==> flow/design.v <==
module ahb_slave_controller (
    input  wire        HCLK,         
    input  wire        HRESETn,      
    input  wire        HWRITE,       
    input  wire [1:0]  HTRANS,       
    input  wire        HSEL,         
    input  logic [31:0] HADDR,       
    input  logic [2:0]  HSIZE,       
    input  logic [2:0]  HBURST,      
    input  logic [3:0]  HPROT,       
    input  logic        HMASTLOCK,   
    input  logic [3:0]  HWSTRB,      
    input  logic [31:0] HWDATA,      
    output logic       HREADY,       
    output logic       HRESP,        
    output logic [31:0] HRDATA,      
    output logic [31:0] addr,        
    output logic [2:0]  size,        
    output logic [2:0]  burst,       
    output logic [3:0]  prot,        
    output logic        mastlock,    
    output logic [3:0]  strb,        
    output logic [31:0] write_data,  
    input  logic [31:0] read_data,   
    output logic        write_read,  
    output logic        transfer_valid,  
    input  logic        error_flag   
);
    logic trans_type_reg;
    logic addr_phase_valid;
    logic data_phase_valid;
    typedef enum logic [1:0] {
        IDLE = 2'b00,
        DATA_PHASE = 2'b01,
        ERROR = 2'b10
    } state_t;
    state_t state, next_state;
    assign addr_phase_valid = HSEL && (HTRANS == 2'b10 || HTRANS == 2'b11);
    assign data_phase_valid = (state == DATA_PHASE);
    always_ff @(posedge HCLK or negedge HRESETn) begin
        if (!HRESETn) begin
            trans_type_reg <= 1'b0;
            addr <= 32'b0;
            size <= 3'b0;
            burst <= 3'b0;
            prot <= 4'b0;
            mastlock <= 1'b0;
            strb <= 4'b0;
        end else begin
            if (addr_phase_valid && HREADY) begin
                trans_type_reg <= HWRITE;
                addr <= HADDR;
                size <= HSIZE;
                burst <= HBURST;
                prot <= HPROT;
                mastlock <= HMASTLOCK;
                strb <= HWSTRB;
            end
        end
    end
    assign write_data = HWDATA;
    assign HRDATA = read_data;
    always_ff @(posedge HCLK or negedge HRESETn) begin
        if (!HRESETn) begin
            state <= IDLE;
        end else begin
            state <= next_state;
        end
    end
    always_comb begin
        write_read = 1'b0;
        transfer_valid = 1'b0;
        HRESP = 1'b0;
        HREADY = 1'b1;
        next_state = state;
        case (state)
            IDLE: begin
                if (addr_phase_valid) begin
                    next_state = DATA_PHASE;
                    HREADY = 1'b1;  
                end
            end
            DATA_PHASE: begin
                write_read = trans_type_reg;  
                transfer_valid = 1'b1;        
                if (error_flag) begin
                    HRESP = 1'b1;            
                    next_state = ERROR;
                    HREADY = 1'b0;           
                end else if (addr_phase_valid) begin
                    next_state = DATA_PHASE;  
                    HREADY = 1'b1;
                end else begin
                    next_state = IDLE;       
                    HREADY = 1'b1;
                end
            end
            ERROR: begin
                HRESP = 1'b1;        
                HREADY = 1'b1;       
                if (addr_phase_valid)
                    next_state = DATA_PHASE;
                else
                    next_state = IDLE;
            end
            default: begin
                next_state = IDLE;
            end
        endcase
    end
endmodule
module ahb_slave_reg_file (
    input  logic        HCLK,         
    input  logic        HRESETn,      
    input  logic [31:0] addr,         
    input  logic [2:0]  size,         
    input  logic [2:0]  burst,        
    input  logic [3:0]  prot,         
    input  logic        mastlock,     
    input  logic [3:0]  strb,         
    input  logic [31:0] write_data,   
    output logic [31:0] read_data,    
    input  logic        write_read,      
    input  logic        transfer_valid,  
    output logic        error_flag,   
    output logic [31:0] tdr_o,        
    output logic [31:0] lcr_o,        
    output logic [31:0] ocr_o,        
    output logic [31:0] fcr_o,        
    output logic [31:0] ier_o,        
    output logic [31:0] hcr_o,        
    input  logic [31:0] rdr_i,        
    input  logic [31:0] lsr_i,        
    input  logic [31:0] iir_i         
);
    logic [31:0] addr_reg;
    logic [2:0]  size_reg;
    logic [3:0]  strb_reg;
    assign addr_reg = addr;
    assign size_reg = size;
    assign strb_reg = strb;
    typedef enum logic [11:0] {
        ADDR_TDR = 12'h000,
        ADDR_RDR = 12'h004,
        ADDR_LCR = 12'h008,
        ADDR_OCR = 12'h00C,
        ADDR_LSR = 12'h010,
        ADDR_FCR = 12'h014,
        ADDR_IER = 12'h018,
        ADDR_IIR = 12'h01C,
        ADDR_HCR = 12'h020
    } apb_addr_e;
    function automatic logic check_alignment(input logic [31:0] address, input logic [2:0] transfer_size);
        case (transfer_size)
            3'b000: check_alignment = 1'b1;                     
            3'b001: check_alignment = (address[0] == 1'b0);     
            3'b010: check_alignment = (address[1:0] == 2'b00);  
            default: check_alignment = 1'b0;                    
        endcase
    endfunction
    always_comb begin
        error_flag = 1'b0;
        if (transfer_valid) begin
            if (addr_reg[31:12] != 20'h0 || 
                (addr_reg[11:0] != ADDR_TDR && 
                 addr_reg[11:0] != ADDR_RDR && 
                 addr_reg[11:0] != ADDR_LCR && 
                 addr_reg[11:0] != ADDR_OCR && 
                 addr_reg[11:0] != ADDR_LSR && 
                 addr_reg[11:0] != ADDR_FCR && 
                 addr_reg[11:0] != ADDR_IER && 
                 addr_reg[11:0] != ADDR_IIR && 
                 addr_reg[11:0] != ADDR_HCR)) begin
                error_flag = 1'b1;
            end
            if (!check_alignment(addr_reg, size_reg)) begin
                error_flag = 1'b1;
            end
            if (size_reg > 3'b010) begin  
                error_flag = 1'b1;
            end
            if (write_read && (addr_reg[11:0] == ADDR_RDR || 
                              addr_reg[11:0] == ADDR_LSR || 
                              addr_reg[11:0] == ADDR_IIR)) begin
                error_flag = 1'b1;
            end
        end
    end
    always_ff @(posedge HCLK or negedge HRESETn) begin
        if (!HRESETn) begin
            tdr_o <= 32'b0;
            lcr_o <= 32'b0;
            ocr_o <= 32'b0;
            fcr_o <= 32'b0;
            ier_o <= 32'b0;
            hcr_o <= 32'b0;
        end else if (write_read && !error_flag && transfer_valid) begin
            unique case (addr_reg[11:0])
                ADDR_TDR: begin
                    if (strb_reg[0]) tdr_o[7:0]   <= write_data[7:0];
                    if (strb_reg[1]) tdr_o[15:8]  <= write_data[15:8];
                    if (strb_reg[2]) tdr_o[23:16] <= write_data[23:16];
                    if (strb_reg[3]) tdr_o[31:24] <= write_data[31:24];
                end
                ADDR_LCR: begin
                    if (strb_reg[0]) lcr_o[7:0]   <= write_data[7:0];
                    if (strb_reg[1]) lcr_o[15:8]  <= write_data[15:8];
                    if (strb_reg[2]) lcr_o[23:16] <= write_data[23:16];
                    if (strb_reg[3]) lcr_o[31:24] <= write_data[31:24];
                end
                ADDR_OCR: begin
                    if (strb_reg[0]) ocr_o[7:0]   <= write_data[7:0];
                    if (strb_reg[1]) ocr_o[15:8]  <= write_data[15:8];
                    if (strb_reg[2]) ocr_o[23:16] <= write_data[23:16];
                    if (strb_reg[3]) ocr_o[31:24] <= write_data[31:24];
                end
                ADDR_FCR: begin
                    if (strb_reg[0]) fcr_o[7:0]   <= write_data[7:0];
                    if (strb_reg[1]) fcr_o[15:8]  <= write_data[15:8];
                    if (strb_reg[2]) fcr_o[23:16] <= write_data[23:16];
                    if (strb_reg[3]) fcr_o[31:24] <= write_data[31:24];
                end
                ADDR_IER: begin
                    if (strb_reg[0]) ier_o[7:0]   <= write_data[7:0];
                    if (strb_reg[1]) ier_o[15:8]  <= write_data[15:8];
                    if (strb_reg[2]) ier_o[23:16] <= write_data[23:16];
                    if (strb_reg[3]) ier_o[31:24] <= write_data[31:24];
                end
                ADDR_HCR: begin
                    if (strb_reg[0]) hcr_o[7:0]   <= write_data[7:0];
                    if (strb_reg[1]) hcr_o[15:8]  <= write_data[15:8];
                    if (strb_reg[2]) hcr_o[23:16] <= write_data[23:16];
                    if (strb_reg[3]) hcr_o[31:24] <= write_data[31:24];
                end
                default: ;  
            endcase
        end
    end
    always_comb begin
        read_data = 32'b0;
        if (!write_read && !error_flag && transfer_valid) begin
            unique case (addr_reg[11:0])
                ADDR_TDR: read_data = tdr_o;
                ADDR_RDR: read_data = rdr_i;
                ADDR_LCR: read_data = lcr_o;
                ADDR_OCR: read_data = ocr_o;
                ADDR_LSR: read_data = lsr_i;
                ADDR_FCR: read_data = fcr_o;
                ADDR_IER: read_data = ier_o;
                ADDR_IIR: read_data = iir_i;
                ADDR_HCR: read_data = hcr_o;
                default: read_data = 32'b0;
            endcase
        end
    end
endmodule
module ahb_slave (
    input  wire        HCLK,         
    input  wire        HRESETn,      
    input  wire [31:0] HADDR,        
    input  wire        HWRITE,       
    input  wire [2:0]  HSIZE,        
    input  wire [2:0]  HBURST,       
    input  wire [3:0]  HPROT,        
    input  wire [1:0]  HTRANS,       
    input  wire        HMASTLOCK,    
    input  wire        HSEL,         
    input  wire [31:0] HWDATA,       
    output wire [31:0] HRDATA,       
    output wire        HREADY,       
    output wire        HRESP,        
    input  wire [3:0]  HWSTRB,       
    output wire [31:0] tdr_o,        
    output wire [31:0] lcr_o,        
    output wire [31:0] ocr_o,        
    output wire [31:0] fcr_o,        
    output wire [31:0] ier_o,        
    output wire [31:0] hcr_o,        
    input  wire [31:0] rdr_i,        
    input  wire [31:0] lsr_i,        
    input  wire [31:0] iir_i         
);
    logic        write_read;      
    logic        error_flag;      
    logic        transfer_valid;  
    logic [31:0] addr;            
    logic [2:0]  size;            
    logic [2:0]  burst;           
    logic [3:0]  prot;            
    logic        mastlock;        
    logic [3:0]  strb;            
    logic [31:0] write_data;      
    logic [31:0] read_data;       
    ahb_slave_controller u_controller (
        .HCLK(HCLK),
        .HRESETn(HRESETn),
        .HWRITE(HWRITE),
        .HTRANS(HTRANS),
        .HSEL(HSEL),
        .HADDR(HADDR),
        .HSIZE(HSIZE),
        .HBURST(HBURST),
        .HPROT(HPROT),
        .HMASTLOCK(HMASTLOCK),
        .HWSTRB(HWSTRB),
        .HWDATA(HWDATA),
        .HREADY(HREADY),
        .HRESP(HRESP),
        .HRDATA(HRDATA),
        .addr(addr),
        .size(size),
        .burst(burst),
        .prot(prot),
        .mastlock(mastlock),
        .strb(strb),
        .write_data(write_data),
        .read_data(read_data),
        .write_read(write_read),
        .transfer_valid(transfer_valid),
        .error_flag(error_flag)
    );
    ahb_slave_reg_file u_reg_file (
        .HCLK(HCLK),
        .HRESETn(HRESETn),
        .addr(addr),
        .size(size),
        .burst(burst),
        .prot(prot),
        .mastlock(mastlock),
        .strb(strb),
        .write_data(write_data),
        .read_data(read_data),
        .write_read(write_read),
        .transfer_valid(transfer_valid),
        .error_flag(error_flag),
        .tdr_o(tdr_o),
        .lcr_o(lcr_o),
        .ocr_o(ocr_o),
        .fcr_o(fcr_o),
        .ier_o(ier_o),
        .hcr_o(hcr_o),
        .rdr_i(rdr_i),
        .lsr_i(lsr_i),
        .iir_i(iir_i)
    );
endmodule
# Step by step through the tools: ahb_slave
# Tool output for the design above, in the order of the flow.
# Line numbers count from 1 in the design file above.
# Cell names lack the library's common part.
# A cell with -- has no value.
# design
top	ahb_slave
clock_port	HCLK
lib	sky130hd
lib_corner	tt_025C_1v80

# After elaboration
# Counts by Yosys on the flattened word-level netlist (proc, flatten, opt, wreduce; memories kept). Register bits leave out memories and registers merged into their read ports (data or address). Print and check cells are left out. Cells with the same type and inputs are merged into one.
# word_totals
register_bits	234
in_bits	181
output_inout_bits	226
word_cells	124
# op_classes
cmp	1
eq_ne	23
n_mux	19
logic	1
reduce_logical	51
# op_table
operator	n
32-bit case mux with 9-bit select	1
3-bit AND reduction	24
12-bit by 5-bit equality test with 1-bit output with constant B	4
12-bit by 5-bit inequality test with 1-bit output with constant B	4
32-bit 2-to-1 mux	1
12-bit by 4-bit equality test with 1-bit output with constant B	2
12-bit by 4-bit inequality test with 1-bit output with constant B	2
20-bit nonzero test	1
1-bit logical AND	15
12-bit by 3-bit equality test with 1-bit output with constant B	1
12-bit by 3-bit inequality test with 1-bit output with constant B	1
12-bit by 6-bit equality test with 1-bit output with constant B	1
12-bit by 6-bit inequality test with 1-bit output with constant B	1
12-bit zero test	1
12-bit nonzero test	1
1-bit 2-to-1 mux	12
2-bit equality test with constant B	3
2-bit case mux with 3-bit select	1
1-bit logical OR	4
2-bit zero test	2
2-bit 2-to-1 mux	2
3-bit by 1-bit equality test with 1-bit output with constant B	1
3-bit by 2-bit greater-than comparator with 1-bit output with constant B	1
3-bit by 2-bit equality test with 1-bit output with constant B	1
3-bit zero test	1
1-bit case mux with 3-bit select	1
1-bit zero test	2
2-bit by 1-bit equality test with 1-bit output with constant B	1
# Not listed: further kinds 3, cells in them 3.

# Logic depth
# Yosys ltp: most cells in a row. Word level: on the elaborated netlist, between registers, memories and ports. Mapped: between sequential cells and ports; inverters and the memories' decode and read muxes count.
# logic_depth
depth_word	19
ABC_AREA	0
ltp_mapped	9
ltp_nobuf	6

# After synthesis
# The flow's flattened synthesis, as Yosys stat reports it; memories are mapped. The netlist is that of the ABC_AREA named above (0 if unset); the other value can give another one.
# Totals and module areas in this step are rounded.
# by_type
type	n	type_area_um2
dfrtp_1	234	5.86E+03
mux2_2	136	1.53E+03
mux2_4	64	960.922
nand4_4	20	425.408
a22oi_1	45	337.824
nand2_1	84	315.302
a21oi_1	61	305.293
mux2i_1	29	290.278
o311ai_0	30	262.752
nor3b_1	28	210.202
clkbuf_1	50	187.68
a221oi_1	20	175.168
a31oi_1	23	143.888
nand3_1	26	130.125
a222oi_1	11	110.106
nand3b_1	11	82.579
nor2_1	22	82.579
a22o_1	9	78.826
# Other cell types: 54; their cells: 151.
# synth_totals
mapped_cells	1054
mapped_area_um2	12700
seq_area_um2	5882
flip_flops	235
buffers	81
# The figures by module come from a second, unflattened synthesis with its own total; it is not the netlist above.
# hier_totals
hier_cells	983
area_unflattened_um2	12640
# Rows give one instance, submodules left out.
# by_module
module	instances	cells	mod_area_um2	mod_seq_area_um2
ahb_slave_reg_file	1	806	10130	4805
ahb_slave_controller	1	177	2509	1277
ahb_slave	1	0	0.0	0.0

# Worst setup path after synthesis
# OpenSTA on the mapped netlist: ideal clock, no wires. The path of least setup slack (recovery checks aside). Input and output delay are each 20% of the period. Register names are those of the netlist, which keeps one name where synthesis merged equal registers.
# synth_path
kind	register to output
start	register u_controller.addr[13]
end	output port HRDATA[20]
tclk_ns	5.0
output_delay_ns	1.000
t_first_pin_ns	0.000
arrival_time_ns	2.427
t_required_ns	4.000
path_slack_ns	1.573
path_delay_ns	2.427
driving_pins	9
n_path_buf	3
synth_period_reached_ns	3.427
# "path_delay_ns" is the arrival time less input delay plus setup time.
# At an output port there is no setup time.
# "driving_pins": output pins that drive a net of the path, with the launching flip-flop's if there is one; two outputs of one cell count as two.
# "synth_period_reached_ns" = period - worst setup slack (recovery checks aside). The figure is calculated, with input and output delays left at 20% of the set period.
# The rows between start and end are the longest chain of elaborated cells between them; the timing report does not say that the signal goes this way. Where chains are equally long, one stands for them.
# A line is the first line of the expression or statement that the cell stems from. Yosys adds cells for indexed reads and writes and turns some case tables into memories.
# synth_via
cell_sequence	dfrtp_1 -> or4_4 -> a2111oi_4 -> nand3b_2 -> buf_6 -> or3b_1 -> clkbuf_2 -> buf_6 -> a31oi_1
elab_chain_cells	11
cells_between	11
classes_between	6 x mux; 5 x reduce/logical
# synth_rtl
item	line_no	rtl
start, declared	17	output logic [31:0] addr,
start, assigned	43	addr <= 32'b0;
start, assigned	52	addr <= HADDR;
20-bit nonzero test	164	if (addr_reg[31:12] != 20'h0 ||
1-bit logical OR	164
1-bit 2-to-1 mux	164
1-bit 2-to-1 mux	176	if (!check_alignment(addr_reg, size_reg)) begin
1-bit 2-to-1 mux	179	if (size_reg > 3'b010) begin
1-bit 2-to-1 mux	182	if (write_read && (addr_reg[11:0] == ADDR_RDR ||
1-bit 2-to-1 mux	163	if (transfer_valid) begin
1-bit zero test	241	if (!write_read && !error_flag && transfer_valid) begin
1-bit logical AND (2 in a row)	241
32-bit 2-to-1 mux	241
end, declared	269	output wire [31:0] HRDATA,

# Path in the finished layout
# From the final timing report of entry A: the path of least setup slack in the routed layout; clock arrival at registers is part of the times.
# layout_path
kind	register to output
start	register u_controller.addr[2]
end	output port HRDATA[13]
tclk_ns	4.88
output_delay_ns	0.98
t_first_pin_ns	0.53
arrival_time_ns	3.80
t_required_ns	3.90
path_slack_ns	0.10
driving_pins	9
n_path_buf	3
# The rows between start and end are the longest chain of elaborated cells between them; the timing report does not say that the signal goes this way. Where chains are equally long, one stands for them.
# layout_via
cell_sequence	dfrtp_1 -> buf_4 -> or4b_2 -> nor3_4 -> buf_4 -> a22o_1 -> a221oi_1 -> a31oi_1 -> clkdlybuf4s50_1
elab_chain_cells	19
cells_between	40
classes_between	16 x eq/ne; 7 x mux; 17 x reduce/logical
# layout_rtl
item	line_no	rtl
start, declared	17	output logic [31:0] addr,
start, assigned	43	addr <= 32'b0;
start, assigned	52	addr <= HADDR;
12-bit nonzero test	165	(addr_reg[11:0] != ADDR_TDR &&
1-bit logical AND (8 in a row)	165
1-bit logical OR	164	if (addr_reg[31:12] != 20'h0 ||
1-bit 2-to-1 mux	164
1-bit 2-to-1 mux	176	if (!check_alignment(addr_reg, size_reg)) begin
1-bit 2-to-1 mux	179	if (size_reg > 3'b010) begin
1-bit 2-to-1 mux	182	if (write_read && (addr_reg[11:0] == ADDR_RDR ||
1-bit 2-to-1 mux	163	if (transfer_valid) begin
1-bit zero test	241	if (!write_read && !error_flag && transfer_valid) begin
1-bit logical AND (2 in a row)	241
32-bit 2-to-1 mux	241
end, declared	269	output wire [31:0] HRDATA,

# Top module ahb_slave; platform sky130hd; tools Yosys and OpenROAD; 3 stored runs in no particular order. Input and output delays are each 20% of the period that was set; the output load is 0.01 pF.
# "period_less_ws_ns" = clock period - worst setup slack. The figure is calculated, with input and output delays left at 20% of the set period.
# "worst_setup_path_time_ns": the worst setup path's part of the clock period (all of it between registers, 20% less for each end at a port) less its slack. A launch clock that arrives late makes it longer, a capture clock that arrives late makes it shorter.
# "fin_power_mw" is the tool's figure for a default switching activity; nothing was simulated.
# The results are shown rounded.
# Settings: -- = not set for that run.
# A result given as -- is not shown for that run.
item,entry A,entry B,entry C
CORE_UTILIZATION,40,40,54
period_ns,4.88,5.45,2.81
CAP_MARGIN,20,20,20
CORE_MARGIN,2,2,2
SLEW_MARGIN,20,25,20
ABC_AREA,--,1,0
CELL_PAD_IN_SITES_DETAIL_PLACEMENT,--,1,1
CORE_ASPECT_RATIO,--,0.58,--
CTS_CLUSTER_DIAMETER,--,236,--
SETUP_SLACK_MARGIN,--,-0.27,0.39
MIN_ROUTING_LAYER,--,--,met2
PLACE_DENSITY,--,--,0.67
total_negative_slack_ns,0.000,0.000,--
setup_ws_ns,0.104,0.055,--
layout_stdcell_area_um2,18220,17340,--
yosys.chip_area_um2,12700,12090,--
finalUtil_pct,58.1,58.3,--
fin_power_mw,5.505,4.205,--
period_less_ws_ns,4.776,5.395,--
total_die_area_um2,33180,31690,--
worst_setup_path_time_ns,3.80,4.31,--
timing.worst_path_kind,register to output,register to output,--
# Entry C: unfinished; error DPL-0033 in placement
